==> flow/design.v <==
module cordic_phase_shifter #(parameter DEPTH = 1, LOG2_PHASE_SCALE = 1)(
input clk,
input rst_n,
input signed [8:0] x_in,
input signed [8:0] y_in,
input signed [31:0] p,
output reg signed [8:0] x_out,
output reg signed [8:0] y_out,
output reg signed [31:0] phase_final
);
wire signed [31:0] atan_table [0:30];
   assign atan_table[0]  = 32'b00100000000000000000000000000000; 
   assign atan_table[1]  = 32'b00010010111001000000010100011101; 
   assign atan_table[2]  = 32'b00001001111110110011100001011011; 
   assign atan_table[3]  = 32'b00000101000100010001000111010100; 
   assign atan_table[4]  = 32'b00000010100010110000110101000011;
   assign atan_table[5]  = 32'b00000001010001011101011111100001;
   assign atan_table[6]  = 32'b00000000101000101111011000011110;
   assign atan_table[7]  = 32'b00000000010100010111110001010101;
   assign atan_table[8]  = 32'b00000000001010001011111001010011;
   assign atan_table[9]  = 32'b00000000000101000101111100101110;
   assign atan_table[10] = 32'b00000000000010100010111110011000;
   assign atan_table[11] = 32'b00000000000001010001011111001100;
   assign atan_table[12] = 32'b00000000000000101000101111100110;
   assign atan_table[13] = 32'b00000000000000010100010111110011;
   assign atan_table[14] = 32'b00000000000000001010001011111001;
   assign atan_table[15] = 32'b00000000000000000101000101111101;
   assign atan_table[16] = 32'b00000000000000000010100010111110;
   assign atan_table[17] = 32'b00000000000000000001010001011111;
   assign atan_table[18] = 32'b00000000000000000000101000101111;
   assign atan_table[19] = 32'b00000000000000000000010100011000;
   assign atan_table[20] = 32'b00000000000000000000001010001100;
   assign atan_table[21] = 32'b00000000000000000000000101000110;
   assign atan_table[22] = 32'b00000000000000000000000010100011;
   assign atan_table[23] = 32'b00000000000000000000000001010001;
   assign atan_table[24] = 32'b00000000000000000000000000101000;
   assign atan_table[25] = 32'b00000000000000000000000000010100;
   assign atan_table[26] = 32'b00000000000000000000000000001010;
   assign atan_table[27] = 32'b00000000000000000000000000000101;
   assign atan_table[28] = 32'b00000000000000000000000000000010;
   assign atan_table[29] = 32'b00000000000000000000000000000001;
   assign atan_table[30] = 32'b00000000000000000000000000000000;
reg signed [8:0] next_x_out, next_y_out;
reg signed [31:0] next_phase_final;
wire signed [31:0] atan_val;
always @(posedge clk) begin
    if (!rst_n) begin
        x_out <= x_in;
        y_out <= y_in;
        phase_final <= p;
    end 
    else begin
        x_out <= next_x_out;
        y_out <= next_y_out;
        phase_final <= next_phase_final;
    end
end
localparam [8:0] DEPTH_CASTED = DEPTH[8:0];
assign atan_val = atan_table[DEPTH_CASTED] >>> LOG2_PHASE_SCALE;
always @* begin
    next_x_out = x_in + (y_in >>> DEPTH_CASTED);
    next_y_out = y_in - (x_in >>> DEPTH_CASTED);
    next_phase_final = p + atan_val;
    if (p[31] == 1'b0) begin
        next_x_out = x_in - (y_in >>> DEPTH_CASTED);
        next_y_out = y_in + (x_in >>> DEPTH_CASTED);
        next_phase_final = p - atan_val;
    end
end
endmodule
module pipeline(
input clk,
input rst_n,
input signed [8:0] x_in,
input signed [8:0] y_in,
input signed [31:0] phase_in,
input in_valid,
output signed [8:0] x_out,
output signed [8:0] y_out,
output signed [31:0] phase_out,
output out_valid
);
    wire signed [8:0] x_stage [0:31];
    wire signed [8:0] y_stage [0:31];
    wire signed [31:0] phase_stage [0:31];
    assign x_stage[0] = x_in;
    assign y_stage[0] = y_in;
    assign phase_stage[0] = phase_in;
genvar i;
generate
        for (i = 0; i < 31; i = i + 1) begin : cordic_stages
            cordic_phase_shifter #(
                .DEPTH(i),
                .LOG2_PHASE_SCALE(0)
            ) stage_inst (
                .clk(clk),
                .rst_n(rst_n),
                .x_in(x_stage[i]),
                .y_in(y_stage[i]),
                .p(phase_stage[i]),
                .x_out(x_stage[i+1]),
                .y_out(y_stage[i+1]),
                .phase_final(phase_stage[i+1])
            );
        end
endgenerate
    reg [30:0] valid_stage;
    always @(posedge clk) begin
        if (!rst_n)
            valid_stage <= 31'd0;
        else
            valid_stage <= {valid_stage[29:0], in_valid};
    end
    assign out_valid = valid_stage[30];
    assign x_out = x_stage[31];
    assign y_out = y_stage[31];
    assign phase_out = phase_stage[31];
endmodule
Reports on pipeline
The steps from the RTL of pipeline to its reports follow in flow order.
Line numbers count from 1 in the design file above.
Library cell names are shortened.
{ "inputs": {"top_module": "pipeline", "clk_port": "clk", "cell_library": "sky130hd", "corner": "tt_025C_1v80"} }

Elaborated design
Source: Yosys, flattened and elaborated. Widths are those after wreduce; folded enables and synchronous resets count as part of the registers. Registers that Yosys merges into a memory's read port (data or address) are not register bits. Print and check cells do not count. Equal cells are merged and count once.
{ "bits": {"elab_cells": 461, "reg_bits": 1581} }
{ "classes": {"add_sub_neg": 183, "muxes": 184} }
{ "op_table": {"columns": ["op", "n"], "rows": [
  ["32-bit two-way mux", 60],
  ["9-bit two-way mux", 124],
  ["9-bit by 1-bit adder with 9-bit output", 46],
  ["9-bit by 1-bit subtractor with 9-bit output", 46],
  ["32-bit by 10-bit adder with 32-bit output (second input constant)", 1],
  ["32-bit by 10-bit subtractor with 32-bit output (second input constant)", 1],
  ["32-bit by 11-bit adder with 32-bit output (second input constant)", 1],
  ["32-bit by 11-bit subtractor with 32-bit output (second input constant)", 1],
  ["32-bit by 12-bit adder with 32-bit output (second input constant)", 1],
  ["32-bit by 12-bit subtractor with 32-bit output (second input constant)", 1],
  ["32-bit by 13-bit adder with 32-bit output (second input constant)", 1],
  ["32-bit by 13-bit subtractor with 32-bit output (second input constant)", 1],
  ["32-bit by 14-bit adder with 32-bit output (second input constant)", 1],
  ["32-bit by 14-bit subtractor with 32-bit output (second input constant)", 1],
  ["32-bit by 15-bit adder with 32-bit output (second input constant)", 1],
  ["32-bit by 15-bit subtractor with 32-bit output (second input constant)", 1],
  ["32-bit by 16-bit adder with 32-bit output (second input constant)", 1],
  ["32-bit by 16-bit subtractor with 32-bit output (second input constant)", 1],
  ["32-bit by 17-bit adder with 32-bit output (second input constant)", 1],
  ["32-bit by 17-bit subtractor with 32-bit output (second input constant)", 1],
  ["32-bit by 18-bit adder with 32-bit output (second input constant)", 1],
  ["32-bit by 18-bit subtractor with 32-bit output (second input constant)", 1],
  ["32-bit by 19-bit adder with 32-bit output (second input constant)", 1],
  ["32-bit by 19-bit subtractor with 32-bit output (second input constant)", 1],
  ["32-bit by 2-bit adder with 32-bit output (second input constant)", 1],
  ["32-bit by 2-bit subtractor with 32-bit output (second input constant)", 1],
  ["32-bit by 20-bit adder with 32-bit output (second input constant)", 1],
  ["32-bit by 20-bit subtractor with 32-bit output (second input constant)", 1]
]} }
Not listed: further kinds 52, cells in them 67.

Longest topological paths
Longest topological path by Yosys (ltp), each cell counted once; first at word level (registers and memories cut), then after technology mapping (sequential cells cut; the memories' decode and read muxes count).
{ "logic_depth": {"word_depth": 3, "abc_area": 1, "mapped_depth": 17, "mapped_depth_nobuf": 17} }

Netlist
Yosys stat after the flow's synthesis: flattened, memories mapped to cells. It holds for the ABC_AREA given above (unset counts as 0); a run with the other value may have another netlist.
Totals and module areas in this step are rounded.
{ "types": {"columns": ["type", "n"], "rows": [
  ["nand2_1", 8563],
  ["dfxtp_1", 1581],
  ["ha_1", 1378],
  ["inv_1", 3345],
  ["nand3_1", 1694],
  ["a21oi_1", 1128],
  ["nor2_1", 1461],
  ["o21ai_0", 959],
  ["xnor2_1", 395],
  ["fa_1", 93],
  ["xor2_1", 202],
  ["nand3b_1", 164],
  ["nand4_1", 189],
  ["buf_2", 208],
  ["o21bai_1", 110],
  ["a21o_1", 64],
  ["a31oi_1", 75],
  ["nor3_1", 91]
]} }
Other cell types: 21; their cells: 347.
{ "synth_totals": {"sequential_area_mm2": 0.0317, "ff_cells": 1581, "n_buf": 341, "stdcells": 22047, "area_mm2": 0.133} }

Timing after synthesis
OpenSTA on the mapped netlist: ideal clock, no wires. The path of least setup slack (recovery checks aside). Input and output delay are each 20% of the period. Register names are those of the netlist, which keeps one name where synthesis merged equal registers.
{ "synth_timing": {"path_kind": "in2reg", "startpoint": "input port x_in[0]", "endpoint": "register cordic_stages[0].stage_inst.x_out[4]", "setup_slack_ps": 6609, "t_first_pin_ps": 2000, "stages": 10, "delay_ps": 1391, "n_path_buf": 0, "required_ps": 9926, "period_ps": 10000, "arrival_time_ps": 3317, "input_delay_ps": 2000, "period_less_setup_slack_ps": 3391} }
"delay_ps" is the arrival time less input delay plus setup time.
"stages" counts driving pins, that of a launching flip-flop among them; a cell with two outputs on the path counts twice.
"period_less_setup_slack_ps" = period - worst setup slack (recovery checks aside). The figure is calculated, with input and output delays left at 20% of the set period.
Between the ends stands the longest chain of elaborated cells between them, by number of cells; it is not shown to be the way that was timed. Of several equally long chains one is given.
Each line given opens the expression or statement behind the cell; cells for indexed reads and writes are added by Yosys, which also makes memories of some case tables.
{ "synth_between": {"cell_sequence": "ha_1 > inv_1 > fa_1 > inv_1 > nand2_1 > nand2_1 > nand2_1 > xor2_1 > or2_2 > a31oi_1", "elab_chain_cells": 3, "cells_between": 4, "classes_between": "add/sub (2); mux (2)"} }
{ "synth_lines": {"columns": ["item", "line_no", "rtl"], "rows": [
  ["from (decl)", 74, "input signed [8:0] x_in,"],
  ["9-bit subtractor", 65, "next_x_out = x_in - (y_in >>> DEPTH_CASTED);"],
  ["9-bit two-way mux", 64, "if (p[31] == 1'b0) begin"],
  ["9-bit two-way mux", 47, "if (!rst_n) begin"],
  ["to (assign)", 48, "x_out <= x_in;"],
  ["to (assign)", 53, "x_out <= next_x_out;"],
  ["to (decl)", 7, "output reg signed [8:0] x_out,"]
]} }

Path in the finished layout
From the final timing report of flow run A: the path of least setup slack in the routed layout; clock arrival at registers is part of the times.
The report prints the path's times to 10 ps; the period is as set.
{ "layout_timing": {"path_kind": "reg2reg", "startpoint": "register cordic_stages[19].stage_inst.phase_final[31]", "endpoint": "register cordic_stages[20].stage_inst.phase_final[31]", "period_ps": 4630, "setup_slack_ps": 1160, "n_path_buf": 0, "required_ps": 5250, "stages": 12, "arrival_time_ps": 4090, "t_first_pin_ps": 890} }
Between the ends stands the longest chain of elaborated cells between them, by number of cells; it is not shown to be the way that was timed. Of several equally long chains one is given.
{ "layout_between": {"cell_sequence": "dfxtp_1 > inv_1 > ha_1 > nand2_1 > nor2_1 > inv_1 > o21bai_1 > nand2_1 > nand3_1 > nand2_1 > nand2_1 > o21ai_0", "elab_chain_cells": 3, "cells_between": 4, "lines_between": 4, "classes_between": "add/sub (2); mux (2)"} }
{ "layout_lines": {"columns": ["item", "line_no", "rtl"], "rows": [
  ["from (decl)", 9, "output reg signed [31:0] phase_final"],
  ["from (assign)", 50, "phase_final <= p;"],
  ["from (assign)", 55, "phase_final <= next_phase_final;"],
  ["32-bit by 11-bit subtractor with 32-bit output", 67, "next_phase_final = p - atan_val;"],
  ["32-bit two-way mux", 64, "if (p[31] == 1'b0) begin"],
  ["32-bit two-way mux", 47, "if (!rst_n) begin"],
  ["to (assign)", 50, null],
  ["to (assign)", 55, null],
  ["to (decl)", 9, null]
]} }

Wiki page: pipeline / flow data

Design pipeline on sky130hd. What follows are 2 stored runs of the flow, each under its own settings; their order means nothing. The constraints put input and output delay at 20% of the set period each and load the outputs with 0.01 pF.
"achievedPeriod_ps" is the run's clock period less its worst setup slack. It is reckoned from that one timing run; input and output delays stay at 20% of the period that was set.
By "timing.worst_path_ps" is meant the share of the clock period that the worst setup path is allowed (20% is reserved at inputs, 20% at outputs), minus its slack. Clock arrival times at its registers enter into it.
"timing.worst_path_ps" is known to 10 ps.
Results are given in rounded form.

Flow run A
==> flow/run.sh <==
#!/bin/bash
# the make line also repeats the synthesis and layout settings of config.mk as NAME=value (left out here)
make -C /OpenROAD-flow-scripts/flow DESIGN_CONFIG=/design/flow/config.mk WORK_HOME=/design/flow/orfs CLKGATE_MAP_FILE= finish
==> flow/config.mk <==
export PLATFORM = sky130hd
export DESIGN_NAME = pipeline
export DESIGN_NICKNAME = pipeline
export VERILOG_FILES = /design/flow/design.v
export SDC_FILE = /design/flow/constraint.sdc
export NUM_CORES = 4
export LEC_CHECK = 0
export ABC_AREA = 1
export CAP_MARGIN = 20
export CORE_ASPECT_RATIO = 0.89
export CORE_MARGIN = 6
export CORE_UTILIZATION = 23
export CTS_CLUSTER_SIZE = 59
export SLEW_MARGIN = 25
==> flow/constraint.sdc <==
create_clock -name core_clock -period 4.63 [get_ports {clk}]
set_input_delay 0.9260 -clock core_clock [delete_from_list [all_inputs] [get_ports {clk}]]
set_output_delay 0.9260 -clock core_clock [all_outputs]
set_load 0.01 [all_outputs]

==> results of flow run A, as JSON <==
{
  "finish.utilization_pct": 26.0,
  "timing.worst_path_ps": 3470,
  "critical_path_kind": "reg2reg",
  "achievedPeriod_ps": 3474,
  "setup_tns_ps": 0,
  "die_mm2": 0.596,
  "synthesis_area_mm2": 0.133,
  "worst_setup_slack_ps": 1160,
  "final_hold_ws_ps": 325,
  "final_cell_area_mm2": 0.149
}

Flow run B
==> flow/run.sh <==
#!/bin/bash
# the make line also repeats the synthesis and layout settings of config.mk as NAME=value (left out here)
make -C /OpenROAD-flow-scripts/flow DESIGN_CONFIG=/design/flow/config.mk WORK_HOME=/design/flow/orfs CLKGATE_MAP_FILE= finish
==> flow/config.mk <==
export PLATFORM = sky130hd
export DESIGN_NAME = pipeline
export DESIGN_NICKNAME = pipeline
export VERILOG_FILES = /design/flow/design.v
export SDC_FILE = /design/flow/constraint.sdc
export NUM_CORES = 4
export LEC_CHECK = 0
export CAP_MARGIN = 40
export CORE_ASPECT_RATIO = 0.98
export CORE_MARGIN = 7
export CORE_UTILIZATION = 51
export CTS_CLUSTER_SIZE = 28
export GPL_ROUTABILITY_DRIVEN = 0
export PLACE_DENSITY_LB_ADDON = 0.1
export SETUP_SLACK_MARGIN = 0.48
export SLEW_MARGIN = 20
==> flow/constraint.sdc <==
create_clock -name core_clock -period 3.14 [get_ports {clk}]
set_input_delay 0.6280 -clock core_clock [delete_from_list [all_inputs] [get_ports {clk}]]
set_output_delay 0.6280 -clock core_clock [all_outputs]
set_load 0.01 [all_outputs]

==> results of flow run B, as JSON <==
{
  "worst_setup_slack_ps": -84,
  "synthesis_area_mm2": 0.11,
  "setup_tns_ps": -176,
  "achievedPeriod_ps": 3224,
  "finish.utilization_pct": 63.7,
  "final_hold_ws_ps": 244,
  "die_mm2": 0.229,
  "final_cell_area_mm2": 0.136,
  "timing.worst_path_ps": 3220,
  "critical_path_kind": "reg2reg"
}
